==> flow/design.v <==
`timescale 1ns/1ps
module rotation #(
	parameter DSIZE		= 16
)(
	input				clock,
	input				rst_n,
	input [DSIZE-1:0]	idata,
	input [DSIZE-1:0]	comp,
	output[DSIZE-1:0]	odata,
	output				cmp_rel			 
);
reg [DSIZE-1:0]	data_reg;
always@(posedge clock,negedge rst_n)
	if(~rst_n)	data_reg	<= {DSIZE{1'b0}};
	else begin
		if(comp > idata)
				data_reg	<= idata;
		else	data_reg	<= idata - comp;
	end   
reg 			cmp_reg;
always@(posedge clock)
	cmp_reg		<= !(comp > idata);
assign	odata	= data_reg;
assign	cmp_rel	= cmp_reg;
endmodule
`timescale 1ns/1ps
module shift_add #(
	parameter	DSIZE	= 16,
	parameter	SNUM	= 0
)(
	input				clock	,
	input				en		,
	input [DSIZE-1:0]	X       ,
	input [DSIZE-1:0]	Y       ,
	output[DSIZE-1:0]	Z       
);
reg [DSIZE:0]		data;
always@(posedge clock)
	if(en)	data	<= X + (Y>>SNUM);
	else	data	<= X;
assign	Z = data[DSIZE]? {DSIZE{1'b1}} : data[DSIZE-1:0];
endmodule
`timescale 1ns/1ps
module shift_sub #(
	parameter	DSIZE	= 16,
	parameter	SNUM
)(
	input				clock	,
	input				en		,
	input [DSIZE-1:0]	X		,
	input [DSIZE-1:0]	Y		,
	output[DSIZE-1:0]	Z
);
reg [DSIZE:0]	data;
always@(posedge clock)
	if(en)	data	<= X - (Y>>SNUM);
	else	data	<= X;
assign	Z	= data[DSIZE]? {DSIZE{1'b0}} : data[DSIZE-1:0];
endmodule
`timescale 1ns/1ps
module collect_cos #(
	parameter		DSIZE	= 16,
	parameter		SEL		= 16
)(
	input				clock	,
	input				en		,
	input [DSIZE-1:0]	X		,
	output[DSIZE-1:0]	Y
);
localparam		CSIZE	= DSIZE;
localparam		COS_45_000		=  0.7071 * 2**CSIZE,      
                COS_26_565      =  0.8944 * 2**CSIZE,
                COS_14_036      =  0.9701 * 2**CSIZE,
                COS_7_1250      =  0.9923 * 2**CSIZE,
                COS_3_5763      =  0.9981 * 2**CSIZE,
                COS_1_7899      =  0.9995 * 2**CSIZE,
                COS_0_8952      =  0.9999 * 2**CSIZE,
                COS_0_4476      =  1.0000 * 2**CSIZE,
                COS_0_2238      =  1.0000 * 2**CSIZE,
                COS_0_1119      =  1.0000 * 2**CSIZE,
                COS_0_0560      =  1.0000 * 2**CSIZE,
                COS_0_0280      =  1.0000 * 2**CSIZE,
                COS_0_0140      =  1.0000 * 2**CSIZE,
                COS_0_0070      =  1.0000 * 2**CSIZE,
                COS_0_0035      =  1.0000 * 2**CSIZE,
                COS_0_0017      =  1.0000 * 2**CSIZE,
	            COS_0_0009	    =  1.0000 * 2**CSIZE;
wire [CSIZE:0]	cos_cf [16:0]	;
assign	cos_cf[ 0]	= COS_45_000		;
assign	cos_cf[ 1]	= COS_26_565		;
assign	cos_cf[ 2]	= COS_14_036		;
assign	cos_cf[ 3]	= COS_7_1250		;
assign	cos_cf[ 4]	= COS_3_5763		;
assign	cos_cf[ 5]	= COS_1_7899		;
assign	cos_cf[ 6]	= COS_0_8952		;
assign	cos_cf[ 7]	= COS_0_4476		;
assign	cos_cf[ 8]	= COS_0_2238		;
assign	cos_cf[ 9]	= COS_0_1119		;
assign	cos_cf[10]	= COS_0_0560		;
assign	cos_cf[11]	= COS_0_0280		;
assign	cos_cf[12]	= COS_0_0140		;
assign	cos_cf[13]	= COS_0_0070		;
assign	cos_cf[14]	= COS_0_0035		;
assign	cos_cf[15]	= COS_0_0017		;
assign	cos_cf[16]	= COS_0_0009		;
localparam [4:0]	SM = (SEL > 16)? 16 : SEL; 
reg [DSIZE+CSIZE-1:0]		mul_data;
always@(posedge clock)
	case(SM)
	5'd0	: mul_data	<= en? X * cos_cf[ 0]	: X << CSIZE ;
	5'd1    : mul_data	<= en? X * cos_cf[ 1]   : X << CSIZE ;
    5'd2    : mul_data	<= en? X * cos_cf[ 2]   : X << CSIZE ;
    5'd3    : mul_data	<= en? X * cos_cf[ 3]   : X << CSIZE ;
    5'd4    : mul_data	<= en? X * cos_cf[ 4]   : X << CSIZE ;
    5'd5    : mul_data	<= en? X * cos_cf[ 5]   : X << CSIZE ;
    5'd6    : mul_data	<= en? X * cos_cf[ 6]   : X << CSIZE ;
    5'd7    : mul_data	<= en? X * cos_cf[ 7]   : X << CSIZE ;
    5'd8    : mul_data	<= en? X * cos_cf[ 8]   : X << CSIZE ;
    5'd9    : mul_data	<= en? X * cos_cf[ 9]   : X << CSIZE ;
    5'd10   : mul_data	<= en? X * cos_cf[10]   : X << CSIZE ;
    5'd11   : mul_data	<= en? X * cos_cf[11]   : X << CSIZE ;
    5'd12   : mul_data	<= en? X * cos_cf[12]   : X << CSIZE ;
    5'd13   : mul_data	<= en? X * cos_cf[13]   : X << CSIZE ;
    5'd14   : mul_data	<= en? X * cos_cf[14]   : X << CSIZE ;
	5'd15   : mul_data	<= en? X * cos_cf[15]   : X << CSIZE ;
	5'd16   : mul_data	<= en? X * cos_cf[16]   : X << CSIZE ;  
	default : mul_data	<= X << DSIZE;
	endcase
assign	Y = mul_data[CSIZE+DSIZE-1-:DSIZE];
endmodule
`timescale 1ns/1ps
module sin_cos #(
	parameter	ASIZE	=	16,
	parameter	DSIZE	= 	16,
	parameter	RNUM	= 	16
)(
	input				clock 	,
	input [ASIZE-1:0]	angle   ,
	output[DSIZE-1:0]	cos		,
	output[DSIZE-1:0]	sin		
);
localparam	RSIZE	= (RNUM > 16)? 16 : RNUM;
localparam		Angle_45		= 45*2**     (1*ASIZE)	/90,			 
				Angle_26		= 26.5651*2**(1*ASIZE)	/90,       
				Angle_14		= 14.0362*2**(1*ASIZE)	/90,       
				Angle_7			= 7.1250*2** (1*ASIZE)	/90,        
				Angle_3			= 3.5763*2** (1*ASIZE)	/90,        
				Angle_1_7899	= 1.7899*2** (1*ASIZE)	/90,        
				Angle_0_8952	= 0.8952*2** (1*ASIZE)	/90,        
				Angle_0_4476	= 0.4476*2** (1*ASIZE)	/90,        
				Angle_0_2238	= 0.2238*2** (1*ASIZE)	/90,        
				Angle_0_1119	= 0.1119*2** (1*ASIZE)	/90,
				Angle_0_0560	= 0.0560*2** (1*ASIZE)	/90,
				Angle_0_0280	= 0.0280*2** (1*ASIZE)	/90,    	
                Angle_0_0140    = 0.0140*2** (1*ASIZE)	/90,
                Angle_0_0070    = 0.0070*2** (1*ASIZE)	/90,
                Angle_0_0035    = 0.0035*2** (1*ASIZE)	/90,
                Angle_0_0017    = 0.0017*2** (1*ASIZE)	/90,
                Angle_0_0009    = 0.0009*2** (1*ASIZE)	/90;
wire [ASIZE-1:0]	ANGLE [16:0];
assign	ANGLE [ 0]	= Angle_45				;    
assign	ANGLE [ 1]	= Angle_26	            ;
assign	ANGLE [ 2]	= Angle_14	            ;
assign	ANGLE [ 3]	= Angle_7		        ;
assign	ANGLE [ 4]	= Angle_3		        ;
assign	ANGLE [ 5]	= Angle_1_7899          ;
assign	ANGLE [ 6]	= Angle_0_8952          ;
assign	ANGLE [ 7]	= Angle_0_4476          ;
assign	ANGLE [ 8]	= Angle_0_2238          ;
assign	ANGLE [ 9]	= Angle_0_1119          ;
assign	ANGLE [10]	= Angle_0_0560          ;
assign	ANGLE [11]	= Angle_0_0280          ;
assign	ANGLE [12]	= Angle_0_0140          ;
assign	ANGLE [13]	= Angle_0_0070          ;
assign	ANGLE [14]	= Angle_0_0035          ;
assign	ANGLE [15]	= Angle_0_0017          ;
assign	ANGLE [16]	= Angle_0_0009          ;
wire[ASIZE-1:0]		angle_value	[RSIZE-1:0];
wire[ASIZE-1:0]		angle_rotate_result [RSIZE-1:0];	 
reg [RSIZE-1:0]		rotation_occure;
wire[RSIZE-1:0]		shift_en;			
assign	angle_value[0] = angle;
genvar II;
generate
for(II=0;II<RSIZE;II=II+1)begin:LOOP_BLOCK
rotation #(
	.DSIZE			(ASIZE)
)rotation_inst(
	.clock			(clock						),
	.rst_n          (1'b1						),
	.idata          (angle_value[II]			),
	.comp           (ANGLE[II]					),
	.odata          (angle_rotate_result[II]	),
	.cmp_rel		(shift_en[II]				)
);
if(II != (RSIZE-1))begin
assign	angle_value[II+1]	= angle_rotate_result[II];
end
end
endgenerate
wire[DSIZE:0]	xcoords_value 	[RSIZE-1:0];
wire[DSIZE:0]	ycoords_value	[RSIZE-1:0];
wire[DSIZE:0]	x_shift_result [RSIZE-1:0];
wire[DSIZE:0]	y_shift_result [RSIZE-1:0];
assign	xcoords_value[0]	= 1'b1<<DSIZE;
assign	ycoords_value[0]	= {DSIZE{1'b0}};
generate
for (II = 0;II<RSIZE;II=II+1)begin:SHIFT_BLOCK
shift_sub #(
	.DSIZE		(DSIZE+1		),
	.SNUM 		(II				)
)shift_sub_inst(
	.clock		(clock					),
	.en			(shift_en[II]           ),
	.X			(xcoords_value[II]          ),
	.Y			(ycoords_value[II]          ),
	.Z      	(x_shift_result[II]   )
);
shift_add #(
	.DSIZE		(DSIZE+1		),
	.SNUM 		(II				)
)shift_add_inst(
	.clock		(clock					),
	.en			(shift_en[II]           ),
	.X			(ycoords_value[II]          ),
	.Y			(xcoords_value[II]          ),
	.Z      	(y_shift_result[II]   )
);
if(II != (RSIZE-1))begin
assign	ycoords_value[II+1] = y_shift_result[II];
assign	xcoords_value[II+1]	= x_shift_result[II];
end
end
endgenerate
wire[DSIZE-1:0]		cos_coeff [RSIZE-1:0];
wire[DSIZE-1:0]		cos_coeff_result [RSIZE-1:0];
assign	cos_coeff[0]	= {DSIZE{1'b1}};
generate
for(II=0;II<RSIZE;II=II+1)begin:COS_COEFF_BLOCK
collect_cos #(
	.DSIZE			(DSIZE		),
	.SEL			(II			)
)collect_cos_inst(
	.clock			(clock					),
	.en				(shift_en[II]           ),
	.X				(cos_coeff[II]          ),
	.Y      		(cos_coeff_result[II]   )
);
if(II != (RSIZE-1))begin
assign	 cos_coeff[II+1] = cos_coeff_result[II];
end
end
endgenerate
reg [DSIZE+DSIZE:0]		X_reg,Y_reg;
always@(posedge clock)begin
	X_reg	<=  cos_coeff_result[RSIZE-1][DSIZE-1:0] *  x_shift_result[RSIZE-1][DSIZE-:(DSIZE+1)]; 
	Y_reg	<=  cos_coeff_result[RSIZE-1][DSIZE-1:0] *  y_shift_result[RSIZE-1][DSIZE-:(DSIZE+1)]; 
end
assign	cos	= X_reg[DSIZE+DSIZE-1-:DSIZE];
assign	sin	= Y_reg[DSIZE+DSIZE-1-:DSIZE];
endmodule
From RTL to reports: sin_cos
Tool output for the design above, in the order of the flow.
Line numbers count from 1 in the design file above.
Library cell names are shortened.
{"block": "design", "top_module": "sin_cos", "clock_port": "clock", "library": "sky130hd", "pvt_corner": "tt_025C_1v80"}

Word-level counts
Yosys after proc, flatten, opt, wreduce and memory -nomap, before mapping. Print and check cells are not counted. Equal cells are merged and count once.
{"block": "bits", "in_bits": 17, "mem_bits_ro": 0, "n_memories": 0, "regBits": 1152, "wordCells": 278, "output_inout_bits": 32, "latch_bits": 0, "clocked_rd_ports_x_width": 0, "ram_bits": 0}
{"block": "op_classes", "shift": 0, "muxes": 83, "n_addsub": 45, "reduce_and_logical": 16, "mul": 8, "eq_ne": 0, "logic": 0, "div": 0, "compare": 16}
{"block": "op_table", "cell": "multiplier 16 x 16 -> 32 bit (second input constant)", "n": 5}
{"block": "op_table", "cell": "two-way mux 17 bit", "n": 61}
{"block": "op_table", "cell": "multiplier 16 x 17 -> 32 bit", "n": 2}
{"block": "op_table", "cell": "multiplier 16 x 13 -> 29 bit (second input constant)", "n": 1}
{"block": "op_table", "cell": "two-way mux 16 bit", "n": 15}
{"block": "op_table", "cell": "two-way mux 32 bit", "n": 6}
{"block": "op_table", "cell": "two-way mux 31 bit", "n": 1}
{"block": "op_table", "cell": "adder 17 x 10 -> 18 bit", "n": 1}
{"block": "op_table", "cell": "subtractor 17 x 10 -> 18 bit", "n": 1}
{"block": "op_table", "cell": "adder 17 x 11 -> 18 bit", "n": 1}
{"block": "op_table", "cell": "subtractor 17 x 11 -> 18 bit", "n": 1}
{"block": "op_table", "cell": "adder 17 x 12 -> 18 bit", "n": 1}
{"block": "op_table", "cell": "subtractor 17 x 12 -> 18 bit", "n": 1}
{"block": "op_table", "cell": "adder 17 x 13 -> 18 bit", "n": 1}
{"block": "op_table", "cell": "subtractor 17 x 13 -> 18 bit", "n": 1}
{"block": "op_table", "cell": "adder 17 x 14 -> 18 bit", "n": 1}
{"block": "op_table", "cell": "subtractor 17 x 14 -> 18 bit", "n": 1}
{"block": "op_table", "cell": "adder 17 x 15 -> 18 bit", "n": 1}
{"block": "op_table", "cell": "subtractor 17 x 15 -> 18 bit", "n": 1}
{"block": "op_table", "cell": "subtractor 17 x 16 -> 18 bit (first input constant)", "n": 1}
{"block": "op_table", "cell": "adder 17 x 16 -> 18 bit (second input constant)", "n": 1}
{"block": "op_table", "cell": "adder 17 x 2 -> 18 bit", "n": 1}
{"block": "op_table", "cell": "subtractor 17 x 2 -> 18 bit", "n": 1}
{"block": "op_table", "cell": "adder 17 x 3 -> 18 bit", "n": 1}
{"block": "op_table", "cell": "subtractor 17 x 3 -> 18 bit", "n": 1}
{"block": "op_table", "cell": "adder 17 x 4 -> 18 bit", "n": 1}
{"block": "op_table", "cell": "subtractor 17 x 4 -> 18 bit", "n": 1}
{"block": "op_table", "cell": "adder 17 x 5 -> 18 bit", "n": 1}
Not listed: further kinds 41, cells in them 56.

Longest topological paths
Yosys ltp: most cells in a row. Word level: on the elaborated netlist, between registers, memories and ports. Mapped: between sequential cells and ports; inverters and the memories' decode and read muxes count.
{"block": "depth", "depth_word": 3, "abc_area": 0, "ltp_mapped": 26, "mapped_depth_nobuf": 23}

Netlist
The flow's flattened synthesis, as Yosys stat reports it; memories are mapped. The netlist is that of the ABC_AREA named above (0 if unset); the other value can give another one.
{"block": "types", "type": "dfxtp_1", "n": 970, "area_total_um2": 1.94E+04}
{"block": "types", "type": "fa_1", "n": 919, "area_total_um2": 1.84E+04}
{"block": "types", "type": "ha_1", "n": 916, "area_total_um2": 1.15E+04}
{"block": "types", "type": "inv_1", "n": 1393, "area_total_um2": 5.23E+03}
{"block": "types", "type": "xnor2_1", "n": 305, "area_total_um2": 2.67E+03}
{"block": "types", "type": "nand2_1", "n": 607, "area_total_um2": 2.28E+03}
{"block": "types", "type": "nor2_1", "n": 506, "area_total_um2": 1.9E+03}
{"block": "types", "type": "xor2_1", "n": 191, "area_total_um2": 1.67E+03}
{"block": "types", "type": "a21oi_1", "n": 317, "area_total_um2": 1.59E+03}
{"block": "types", "type": "and2_1", "n": 249, "area_total_um2": 1.56E+03}
{"block": "types", "type": "nor2b_1", "n": 218, "area_total_um2": 1.36E+03}
{"block": "types", "type": "o21ai_0", "n": 236, "area_total_um2": 1.18E+03}
{"block": "types", "type": "mux2_2", "n": 93, "area_total_um2": 1.05E+03}
{"block": "types", "type": "a21o_1", "n": 128, "area_total_um2": 960.922}
{"block": "types", "type": "nor3_1", "n": 169, "area_total_um2": 845.811}
{"block": "types", "type": "or2_2", "n": 119, "area_total_um2": 744.464}
{"block": "types", "type": "clkbuf_1", "n": 196, "area_total_um2": 735.706}
{"block": "types", "type": "nand3_1", "n": 95, "area_total_um2": 475.456}
Other cell types: 81; their cells: 741.
{"block": "mapped", "ffs": 970, "n_buf": 213, "seq_area_um2": 19418.6, "area_um2": 79140.9, "mapped_cells": 8368}
The figures by module come from a second, unflattened synthesis with its own total; it is not the netlist above.
{"block": "hier_totals", "hier_cells": 13511, "area_unflattened_um2": 123360.8}
Rows give one instance, submodules left out.
{"block": "modules", "mod": "rotation (DSIZE=16)", "n_inst": 16, "mod_area_um2": 1620.3, "seq_area_um2": 420.4, "cells": 188}
{"block": "modules", "mod": "sin_cos", "n_inst": 1, "mod_area_um2": 17445.5, "seq_area_um2": 640.6, "cells": 1937}
{"block": "modules", "mod": "collect_cos", "n_inst": 1, "mod_area_um2": 6303.5, "seq_area_um2": 320.3, "cells": 642}
{"block": "modules", "mod": "collect_cos", "n_inst": 1, "mod_area_um2": 5815.6, "seq_area_um2": 320.3, "cells": 617}
{"block": "modules", "mod": "collect_cos", "n_inst": 1, "mod_area_um2": 5617.9, "seq_area_um2": 320.3, "cells": 549}
{"block": "modules", "mod": "collect_cos", "n_inst": 1, "mod_area_um2": 5336.4, "seq_area_um2": 320.3, "cells": 565}
{"block": "modules", "mod": "collect_cos", "n_inst": 1, "mod_area_um2": 5271.3, "seq_area_um2": 320.3, "cells": 572}
{"block": "modules", "mod": "collect_cos", "n_inst": 1, "mod_area_um2": 4865.9, "seq_area_um2": 320.3, "cells": 525}
{"block": "modules", "mod": "collect_cos", "n_inst": 1, "mod_area_um2": 4255.3, "seq_area_um2": 320.3, "cells": 454}
{"block": "modules", "mod": "shift_sub", "n_inst": 1, "mod_area_um2": 1699.1, "seq_area_um2": 360.3, "cells": 211}
{"block": "modules", "mod": "shift_sub", "n_inst": 1, "mod_area_um2": 1637.8, "seq_area_um2": 360.3, "cells": 201}
{"block": "modules", "mod": "shift_add", "n_inst": 1, "mod_area_um2": 1594.0, "seq_area_um2": 360.3, "cells": 196}
{"block": "modules", "mod": "shift_add", "n_inst": 1, "mod_area_um2": 1590.3, "seq_area_um2": 360.3, "cells": 192}
{"block": "modules", "mod": "shift_sub", "n_inst": 1, "mod_area_um2": 1537.7, "seq_area_um2": 360.3, "cells": 197}
Further modules, not shown: 36.

Worst setup path after synthesis
Path of least setup slack by OpenSTA after synthesis, without wires, with an ideal clock, recovery checks aside; 20% of the period is set as input and as output delay. Where synthesis merged equal registers, the netlist keeps one of their names.
{"block": "synth_path", "kind": "register -> register", "start": "register SHIFT_BLOCK[15].shift_add_inst.data[17]", "end": "register Y_reg[29]", "path_stages": 25, "t_first_pin_ns": 0.000, "path_slack_ns": -0.109, "n_path_buf": 4, "required_ns": 6.381, "period_ns": 6.5, "setup_time_ns": 0.119, "path_delay_ns": 6.609, "arrival_time_ns": 6.490, "period_less_setup_slack_ns": 6.609}
"path_delay_ns" = arrival - input delay + setup time.
"path_stages": output pins that drive a net of the path, with the launching flip-flop's if there is one; two outputs of one cell count as two.
"period_less_setup_slack_ns" = period - worst setup slack (recovery checks aside). The figure is calculated, with input and output delays left at 20% of the set period.
Between the ends stands the longest chain of elaborated cells between them, by number of cells; it is not shown to be the way that was timed. Of several equally long chains one is given.
Each line given opens the expression or statement behind the cell; cells for indexed reads and writes are added by Yosys, which also makes memories of some case tables.
{"block": "synth_between", "cell_sequence": "dfxtp_1 -> clkbuf_1 -> clkbuf_1 -> or2_2 -> clkbuf_1 -> clkbuf_1 -> nand2_1 -> fa_1 -> fa_1 -> fa_1 -> fa_1 -> inv_1 -> fa_1 -> inv_1 -> fa_1 -> inv_1 -> ha_1 -> nand2_1 -> or4b_2 -> a211oi_1 -> or4b_1 -> a31oi_1 -> o21ai_1 -> a21oi_1 -> xnor2_1", "elab_chain_len": 2, "cells_between": 2, "cone_lines": 2, "cone_classes": "1 x mul; 1 x mux"}
{"block": "synth_rtl", "item": "start, declared", "line": 37, "rtl": "reg [DSIZE:0] data;"}
{"block": "synth_rtl", "item": "start, assigned", "line": 39, "rtl": "if(en) data <= X + (Y>>SNUM);"}
{"block": "synth_rtl", "item": "start, assigned", "line": 40, "rtl": "else data <= X;"}
{"block": "synth_rtl", "item": "two-way mux 17 bit", "line": 41, "rtl": "assign Z = data[DSIZE]? {DSIZE{1'b1}} : data[DSIZE-1:0];"}
{"block": "synth_rtl", "item": "multiplier 16 x 17 -> 32 bit", "line": 257, "rtl": "Y_reg <= cos_coeff_result[RSIZE-1][DSIZE-1:0] * y_shift_result[RSIZE-1][DSIZE-:(DSIZE+1)];"}
{"block": "synth_rtl", "item": "end, assigned", "line": 257}

Worst path after layout
From the final timing report of record 1: the path of least setup slack in the routed layout; clock arrival at registers is part of the times.
{"block": "layout_path", "kind": "register -> register", "start": "register COS_COEFF_BLOCK[5].collect_cos_inst.mul_data[23]", "end": "register COS_COEFF_BLOCK[6].collect_cos_inst.mul_data[28]", "t_first_pin_ns": 0.67, "path_stages": 20, "setup_time_ns": 0.11, "period_ns": 6.5, "required_ns": 7.10, "arrival_time_ns": 6.83, "n_path_buf": 0, "path_slack_ns": 0.27}
Between the ends stands the longest chain of elaborated cells between them, by number of cells; it is not shown to be the way that was timed. Of several equally long chains one is given.
At most two assigning lines are given for a register; there are more.
{"block": "layout_between", "cell_sequence": "dfxtp_1 -> inv_1 -> fa_2 -> fa_1 -> inv_1 -> fa_1 -> inv_1 -> fa_1 -> fa_1 -> inv_1 -> fa_1 -> ha_1 -> a211oi_1 -> o21ai_0 -> a221oi_2 -> o21ai_1 -> a221o_1 -> a21oi_1 -> xnor2_1 -> mux2_2", "elab_chain_len": 2, "cells_between": 2, "cone_lines": 1, "cone_classes": "1 x mul; 1 x mux"}
{"block": "layout_rtl", "item": "start, declared", "line": 107, "rtl": "reg [DSIZE+CSIZE-1:0] mul_data;"}
{"block": "layout_rtl", "item": "start, assigned", "line": 110, "rtl": "5'd0 : mul_data <= en? X * cos_cf[ 0] : X << CSIZE ;"}
{"block": "layout_rtl", "item": "start, assigned", "line": 111, "rtl": "5'd1 : mul_data <= en? X * cos_cf[ 1] : X << CSIZE ;"}
{"block": "layout_rtl", "item": "multiplier 16 x 16 -> 32 bit", "line": 116, "rtl": "5'd6 : mul_data <= en? X * cos_cf[ 6] : X << CSIZE ;"}
{"block": "layout_rtl", "item": "two-way mux 32 bit", "line": 116}
{"block": "layout_rtl", "item": "end, assigned", "line": 115, "rtl": "5'd5 : mul_data <= en? X * cos_cf[ 5] : X << CSIZE ;"}
{"block": "layout_rtl", "item": "end, assigned", "line": 116}
{"block": "layout_rtl", "item": "end, declared", "line": 107}

Subject: flow runs of sin_cos

Hi,

sin_cos through Yosys and OpenROAD on sky130hd: 2 stored runs, unordered, with their settings and measured results. The constraints put input and output delay at 20% of the set period each and load the outputs with 0.01 pF.
"period_less_ws_ns" is the run's clock period less its worst setup slack. It is reckoned from that one timing run; input and output delays stay at 20% of the period that was set.

Record 1
==> flow/run.sh <==
#!/bin/bash
# the make line also repeats the synthesis and layout settings of config.mk as NAME=value (left out here)
make -C /OpenROAD-flow-scripts/flow DESIGN_CONFIG=/design/flow/config.mk WORK_HOME=/design/flow/orfs CLKGATE_MAP_FILE= finish
==> flow/config.mk <==
export PLATFORM = sky130hd
export DESIGN_NAME = sin_cos
export DESIGN_NICKNAME = sin_cos
export VERILOG_FILES = /design/flow/design.v
export SDC_FILE = /design/flow/constraint.sdc
export NUM_CORES = 4
export LEC_CHECK = 0
export CAP_MARGIN = 20
export CORE_MARGIN = 2
export CORE_UTILIZATION = 40
export CTS_CLUSTER_DIAMETER = 363
export HOLD_SLACK_MARGIN = -0.03
export PLACE_DENSITY_LB_ADDON = 0.25
export SLEW_MARGIN = 20
==> flow/constraint.sdc <==
create_clock -name core_clock -period 6.5 [get_ports {clock}]
set_input_delay 1.3000 -clock core_clock [delete_from_list [all_inputs] [get_ports {clock}]]
set_output_delay 1.3000 -clock core_clock [all_outputs]
set_load 0.01 [all_outputs]

==> results of record 1, as JSON <==
{
  "yosys_chip_area_um2": 79140.9,
  "total_die_area_um2": 201426.0,
  "finalCellArea_um2": 87370.0,
  "fin_ws_ns": 0.266,
  "tns_setup_ns": 0.000,
  "period_less_ws_ns": 6.234
}

Record 2
==> flow/run.sh <==
#!/bin/bash
# the make line also repeats the synthesis and layout settings of config.mk as NAME=value (left out here)
make -C /OpenROAD-flow-scripts/flow DESIGN_CONFIG=/design/flow/config.mk WORK_HOME=/design/flow/orfs CLKGATE_MAP_FILE= finish
==> flow/config.mk <==
export PLATFORM = sky130hd
export DESIGN_NAME = sin_cos
export DESIGN_NICKNAME = sin_cos
export VERILOG_FILES = /design/flow/design.v
export SDC_FILE = /design/flow/constraint.sdc
export NUM_CORES = 4
export LEC_CHECK = 0
export CAP_MARGIN = 20
export CELL_PAD_IN_SITES_DETAIL_PLACEMENT = 1
export CELL_PAD_IN_SITES_GLOBAL_PLACEMENT = 1
export CORE_MARGIN = 9
export CORE_UTILIZATION = 49
export CTS_CLUSTER_DIAMETER = 295
export CTS_CLUSTER_SIZE = 25
export GPL_ROUTABILITY_DRIVEN = 0
export GPL_TIMING_DRIVEN = 1
export HOLD_SLACK_MARGIN = 0.11
export SLEW_MARGIN = 20
export TNS_END_PERCENT = 80
==> flow/constraint.sdc <==
create_clock -name core_clock -period 3.75 [get_ports {clock}]
set_input_delay 0.7500 -clock core_clock [delete_from_list [all_inputs] [get_ports {clock}]]
set_output_delay 0.7500 -clock core_clock [all_outputs]
set_load 0.01 [all_outputs]

==> results of record 2, as JSON <==
{
  "yosys_chip_area_um2": 79140.9,
  "total_die_area_um2": 176303.0,
  "finalCellArea_um2": 93100.5,
  "fin_ws_ns": -2.519,
  "tns_setup_ns": -206.839,
  "period_less_ws_ns": 6.269
}

Regards
